==> flow/design.v <==
`timescale 1ns/1ps
module ddr2_test
	(
	input  wire          clk,
	input  wire          reset,
	input  wire          writes_en,
	input  wire          reads_en,
	input  wire          calib_done, 
	output reg           ib_re,
	input  wire [31:0]   ib_data,
	input  wire [7:0]    ib_count,  
	input  wire          ib_valid,
	input  wire          ib_empty,
	output reg           ob_we,
	output reg  [31:0]   ob_data,
	input  wire [9:0]    ob_count,
	output reg           p0_rd_en_o, 
	input  wire          p0_rd_empty,
	input  wire [31:0]   p0_rd_data,
	input  wire          p0_cmd_full,
	output reg           p0_cmd_en,
	output reg  [2:0]    p0_cmd_instr,
	output reg  [29:0]   p0_cmd_byte_addr,
	output wire [5:0]    p0_cmd_bl_o, 
	input  wire          p0_wr_full,
	output reg           p0_wr_en,
	output reg  [31:0]   p0_wr_data,
	output wire [3:0]    p0_wr_mask,
	output reg [26:0]		MEMORY_COUNT  
	);
localparam FIFO_SIZE      = 1024;
localparam BURST_LEN      = 10;   
wire        rd_fifo_afull;
reg  [29:0] cmd_byte_addr_wr, cmd_byte_addr_rd;
reg  [5:0]  burst_cnt;
reg         write_mode;
reg         read_mode;
reg         reset_d;
assign p0_cmd_bl_o = BURST_LEN - 1;
assign p0_wr_mask = 4'b0000;
always @(posedge clk) write_mode <= writes_en;
always @(posedge clk) read_mode <= reads_en;
always @(posedge clk) reset_d <= reset;
integer state;
localparam s_idle  = 0,
           s_write1 = 10,
           s_write2 = 11,
           s_write3 = 12,
           s_read1 = 20,
           s_read2 = 21,
           s_read3 = 22,
           s_read4 = 23,
			  s_writecmd0 = 30,
			  s_writecmd1 = 31,
			  s_readcmd0 = 40,
			  s_readcmd1 = 41;
always @(posedge clk) begin
	if (reset_d) begin
		state           	<= s_idle;
		burst_cnt       	<= BURST_LEN;
		cmd_byte_addr_wr  <= 0;
		cmd_byte_addr_rd  <= 0;
		p0_cmd_instr 		<= 3'b0;
		p0_cmd_byte_addr 	<= 30'b0;
		MEMORY_COUNT		<= 0;
		p0_cmd_instr 	<= 3'd0;
		p0_cmd_en 		<= 1'b0;
		p0_wr_en 		<= 1'b0;
		p0_rd_en_o 		<= 1'b0;
		ib_re 			<= 1'b0;
		ob_we 			<= 1'b0;
	end else begin
		case (state)
			s_idle: begin
				p0_cmd_en 	<= 1'b0;  
				p0_wr_en 	<= 1'b0;	
				p0_rd_en_o 	<= 1'b0;
				ib_re 		<= 1'b0;
				ob_we 		<= 1'b0;
				burst_cnt <= BURST_LEN;
				if ((p0_cmd_full == 1'b0) && (p0_cmd_en == 1'b0) && calib_done==1 && write_mode==1 && (ib_count >= BURST_LEN) && (MEMORY_COUNT<(27'd0-4*BURST_LEN))) begin
					state <= s_write1;
				end else if ((p0_cmd_full == 1'b0) && (p0_cmd_en == 1'b0) && calib_done==1 && read_mode==1 && (ob_count<(FIFO_SIZE-1-4*BURST_LEN) ) && (MEMORY_COUNT>4*BURST_LEN)) begin
					state <= s_readcmd0;
				end
			end
			s_write1: begin
				p0_wr_en <= 1'b0;					  
				ib_re <= 1'b1;
				state <= s_write2;
			end
			s_write2: begin
				ib_re <= 1'b0;
				if(ib_valid==1) begin
					p0_wr_data <= ib_data;
					burst_cnt <= burst_cnt - 1;
					state <= s_write3;
				end
			end
			s_write3: begin
				if (p0_wr_full == 1'b0) begin
					p0_wr_en   <= 1'b1;
					if (burst_cnt == 6'd0) begin
						state <= s_writecmd0;
						MEMORY_COUNT	  <= MEMORY_COUNT+4*BURST_LEN;
					end else begin
						state 			  <= s_write1;
					end
				end
			end
			s_writecmd0: begin
				p0_wr_en    	  <= 1'b0;
				p0_cmd_byte_addr <= cmd_byte_addr_wr;
				cmd_byte_addr_wr <= cmd_byte_addr_wr + 4*BURST_LEN;  
				p0_cmd_instr     <= 3'b000;
				state 			  <= s_writecmd1;
			end
			s_writecmd1: begin
				p0_cmd_en <= 1'b1;				 
				state <= s_idle;					 
			end
			s_readcmd0: begin
				p0_cmd_instr <= 3'b001;						 	 
				p0_cmd_byte_addr <= cmd_byte_addr_rd; 	 
				state <= s_readcmd1;	
			end
			s_readcmd1: begin
				p0_cmd_en <= 1'b1;					 
				state <= s_read1;	
			end
			s_read1: begin
				p0_cmd_en <= 1'b0;				  
				if (p0_rd_empty==0) begin 		  
					p0_rd_en_o  <= 1'b1;			  
					state <= s_read2;
				end
			end
			s_read2: begin
				ob_data <= p0_rd_data;		 
				p0_rd_en_o  <= 1'b0;					 	 
				state <= s_read3;
			end
			s_read3: begin
				ob_we 		  <= 1'b1;		 
				burst_cnt <= burst_cnt - 1;		 
				state <= s_read4;
			end
			s_read4: begin
				ob_we <= 1'b0;								 
				if ((burst_cnt == 6'd0)) begin 	 
					MEMORY_COUNT <= MEMORY_COUNT - 4*BURST_LEN; 			 
					cmd_byte_addr_rd	<= cmd_byte_addr_rd + 4*BURST_LEN;  
					state <= s_idle;
				end else begin
					state <= s_read1;
				end
			end
		endcase
	end
end
endmodule
* Tool chain data of ddr2_test
Tool output for the design above, in the order of the flow.
Line numbers count from 1 in the design file above.
Operators: Yosys type, input widths -> output width; for muxes data width and select width s.
Cell names lack the library's common part.
The mark - stands for no value.
- Top module :: ddr2_test
- Clock input :: clk
- Standard-cell library :: sky130hd
- Corner :: tt_025C_1v80

* Elaborated design
Counts by Yosys on the flattened word-level netlist (proc, flatten, opt, wreduce; memories kept). Register bits leave out memories and registers merged into their read ports (data or address). Print and check cells are left out. Cells with the same type and inputs are merged into one.
- Multipliers :: 0
- Add/sub/neg operators :: 5
- Equality and inequality tests :: 17
- Magnitude comparators :: 4
- Shift-type cells :: 0
- Reductions and logical operators :: 33
- Div/mod/pow operators :: 0
- Muxes and demuxes :: 23
- Bitwise gates (word level) :: 3
** Operators by type and width (number)
- $pmux 32 s12 :: 1
- $eq 32x5->1 const B :: 6
- $mux 32 :: 5
- $eq 32x4->1 const B :: 3
- $mux 27 :: 3
- $eq 32x6->1 const B :: 2
- $add 30x6->30 const B :: 2
- $pmux 30 s2 :: 1
- $pmux 27 s2 :: 1
- $lt 27x32->1 const B :: 1
- $logic_not 32->1 :: 1
- $add 27x6->27 const B :: 1
- $sub 27x6->27 const B :: 1
- $gt 27x6->1 const B :: 1
- $pmux 6 s3 :: 1
- $reduce_bool 2->1 :: 7
- $reduce_bool 12->1 :: 1
- $lt 10x10->1 const B :: 1
- $ne 2x2->1 const B :: 5
- $reduce_and 2->1 :: 5
- $reduce_or 2->1 :: 5
- $mux 5 :: 2
- $pmux 1 s2 :: 5
- $logic_and 1x1->1 :: 8
- $ge 8x4->1 const B :: 1
- $sub 6x1->6 const B :: 1
- $logic_not 6->1 :: 1
- $pmux 3 s2 :: 1
Not listed: further kinds 9, cells in them 12.
- Latch bits :: 0
- Flip-flop bits (word level) :: 230
- Output and inout port bits :: 139
- Word width x clocked read ports :: 0
- ROM bits :: 0
- RAM bits :: 0
- Bits of input ports :: 92
- Memories kept :: 0

* Depth
Yosys ltp: most cells in a row. Word level: on the elaborated netlist, between registers, memories and ports. Mapped: between sequential cells and ports; inverters and the memories' decode and read muxes count.
- Depth in word-level cells :: 9
- ABC_AREA :: 0
- Depth in mapped cells :: 7
- Gate-level depth less buffers :: 7

* After synthesis
The flow's flattened synthesis, as Yosys stat reports it; memories are mapped. The netlist is that of the ABC_AREA named above (0 if unset); the other value can give another one.
** Cell types
- dfxtp_1 :: number 132, area in all 2.64E+03 sq um
- edfxtp_1 :: number 64, area in all 1.92E+03 sq um
- nor2_1 :: number 138, area in all 517.997 sq um
- xnor2_1 :: number 52, area in all 455.437 sq um
- a21oi_1 :: number 48, area in all 240.23 sq um
- mux2i_1 :: number 22, area in all 220.211 sq um
- nor4_1 :: number 28, area in all 175.168 sq um
- a211oi_1 :: number 19, area in all 142.637 sq um
- buf_4 :: number 18, area in all 135.13 sq um
- nor3_1 :: number 26, area in all 130.125 sq um
- nor2b_1 :: number 19, area in all 118.864 sq um
- clkbuf_1 :: number 30, area in all 112.608 sq um
- nand2_1 :: number 30, area in all 112.608 sq um
- nand3_1 :: number 20, area in all 100.096 sq um
- or3_1 :: number 15, area in all 93.84 sq um
- o21ai_0 :: number 18, area in all 90.086 sq um
- ha_1 :: number 7, area in all 87.584 sq um
- xor2_1 :: number 10, area in all 87.584 sq um
Other cell types: 38; their cells: 131.
- Flip-flops :: 196
- Standard cells after synthesis :: 827
- Sequential area :: 4564.4 sq um
- Synthesis area :: 8299.2 sq um

* Timing after synthesis
OpenSTA on the mapped netlist: ideal clock, no wires. The path of least setup slack (recovery checks aside). Input and output delay are each 20% of the period. Register names are those of the netlist, which keeps one name where synthesis merged equal registers.
- Kind :: register to register
- Start point :: register reset_d
- End point :: register ob_data[0]
- Setup slack :: 395 ps
- Period :: 3000 ps
- Setup time :: 426 ps
- Required time :: 2574 ps
- Data arrival time :: 2179 ps
- Path buffers :: 2
- Stages on the path :: 4
- Launch time at the first pin :: 0 ps
- Delay of the path :: 2605 ps
- Period reached after synthesis :: 2605 ps
"delay of the path" is the arrival time less input delay plus setup time.
"stages on the path": output pins that drive a net of the path, with the launching flip-flop's if there is one; two outputs of one cell count as two.
"period reached after synthesis" = period - worst setup slack (recovery checks aside). The figure is calculated, with input and output delays left at 20% of the set period.
Between the ends stands the longest chain of elaborated cells between them, by number of cells; it is not shown to be the way that was timed. Of several equally long chains one is given.
A line is the first line of the expression or statement that the cell stems from. Yosys adds cells for indexed reads and writes and turns some case tables into memories.
- Cells stage by stage :: dfxtp_1 -> clkbuf_1 -> buf_1 -> nor2b_1
- Cells in the longest elaborated chain :: 2
- Elaborated cells on any way between the ends :: 2
- Classes of those cells :: logic: 1; reduce/logical: 1
** RTL lines, path after synthesis
- start: declaration :: RTL line 38 : reg         reset_d;
- start: assignment :: RTL line 43 : always @(posedge clk) reset_d <= reset;
- $not 1->1
- $reduce_and 2->1
- end: assignment :: RTL line 139 : ob_data <= p0_rd_data;
- end: declaration :: RTL line 15 : output reg [31:0] ob_data,

* Timing after layout
From the final timing report of run B: the path of least setup slack in the routed layout; clock arrival at registers is part of the times.
The report prints the path's times to 10 ps; the period is as set.
- Kind :: register to register
- Start point :: register state
- End point :: register cmd_byte_addr_rd[28]
- Stages on the path :: 6
- Launch time at the first pin :: 430 ps
- Path buffers :: 0
- Required time :: 3310 ps
- Period :: 3000 ps
- Setup time :: 110 ps
- Setup slack :: 780 ps
- Data arrival time :: 2540 ps
An end named without its bit number is one bit of that signal or, where synthesis recoded a state register, one of its new flip-flops.
At most two assigning lines are given for a register; there are more.
- Cells stage by stage :: dfxtp_1 -> and4_1 -> nand4b_1 -> nor4b_1 -> xnor2_1 -> nor2_1
** RTL lines, path after layout
- start: declaration :: RTL line 44 : integer state;
- start: assignment :: RTL line 59 : state <= s_idle;
- start: assignment :: RTL line 82 : state <= s_write1;
- end: assignment :: RTL line 62 : cmd_byte_addr_rd <= 0;
- end: assignment :: RTL line 152 : cmd_byte_addr_rd <= cmd_byte_addr_rd + 4*BURST_LEN;
- end: declaration :: RTL line 34 : reg  [29:0] cmd_byte_addr_wr, cmd_byte_addr_rd;
No chain of elaborated cells between the ends is given.

Lab notebook: ddr2_test

Stored flow runs of ddr2_test (2 of them; Yosys, OpenROAD, sky130hd). They differ in their settings and are not a sequence. Constraints: input delay and output delay 20% of the set period each, output load 0.01 pF.
"clock period reached" = clock period - worst setup slack. The figure is calculated, with input and output delays left at 20% of the set period.
"total power after layout": no workload was simulated; the value follows from the tool's default switching activity.

** Run A
- Settings :: ABC_AREA=0; CELL_PAD_IN_SITES_DETAIL_PLACEMENT=2; CELL_PAD_IN_SITES_GLOBAL_PLACEMENT=0; CORE_ASPECT_RATIO=0.51; CORE_UTILIZATION=43; MAX_ROUTING_LAYER=met5; PLACE_DENSITY_LB_ADDON=0.02; period_ns=1.53; CAP_MARGIN=20; CORE_MARGIN=2; SLEW_MARGIN=20
- Outcome :: unfinished; error DPL-0033 in placement

** Run B
- Settings :: CORE_UTILIZATION=40; CTS_CLUSTER_DIAMETER=156; GPL_ROUTABILITY_DRIVEN=0; PLACE_DENSITY_LB_ADDON=0.14; SETUP_SLACK_MARGIN=-0.3; period_ns=3.0; CAP_MARGIN=20; CORE_MARGIN=2; SLEW_MARGIN=20
- Cell area after synthesis :: 8,299.2 sq um
- Die area :: 21,915.8 sq um
- Utilization after routing :: 55.0%
- Setup slack of the critical path :: 775 ps
- Sum of negative setup slack :: 0 ps
- Worst hold slack :: 482 ps
- Total power after layout :: 0.005246 W
- Clock period reached :: 2,225 ps
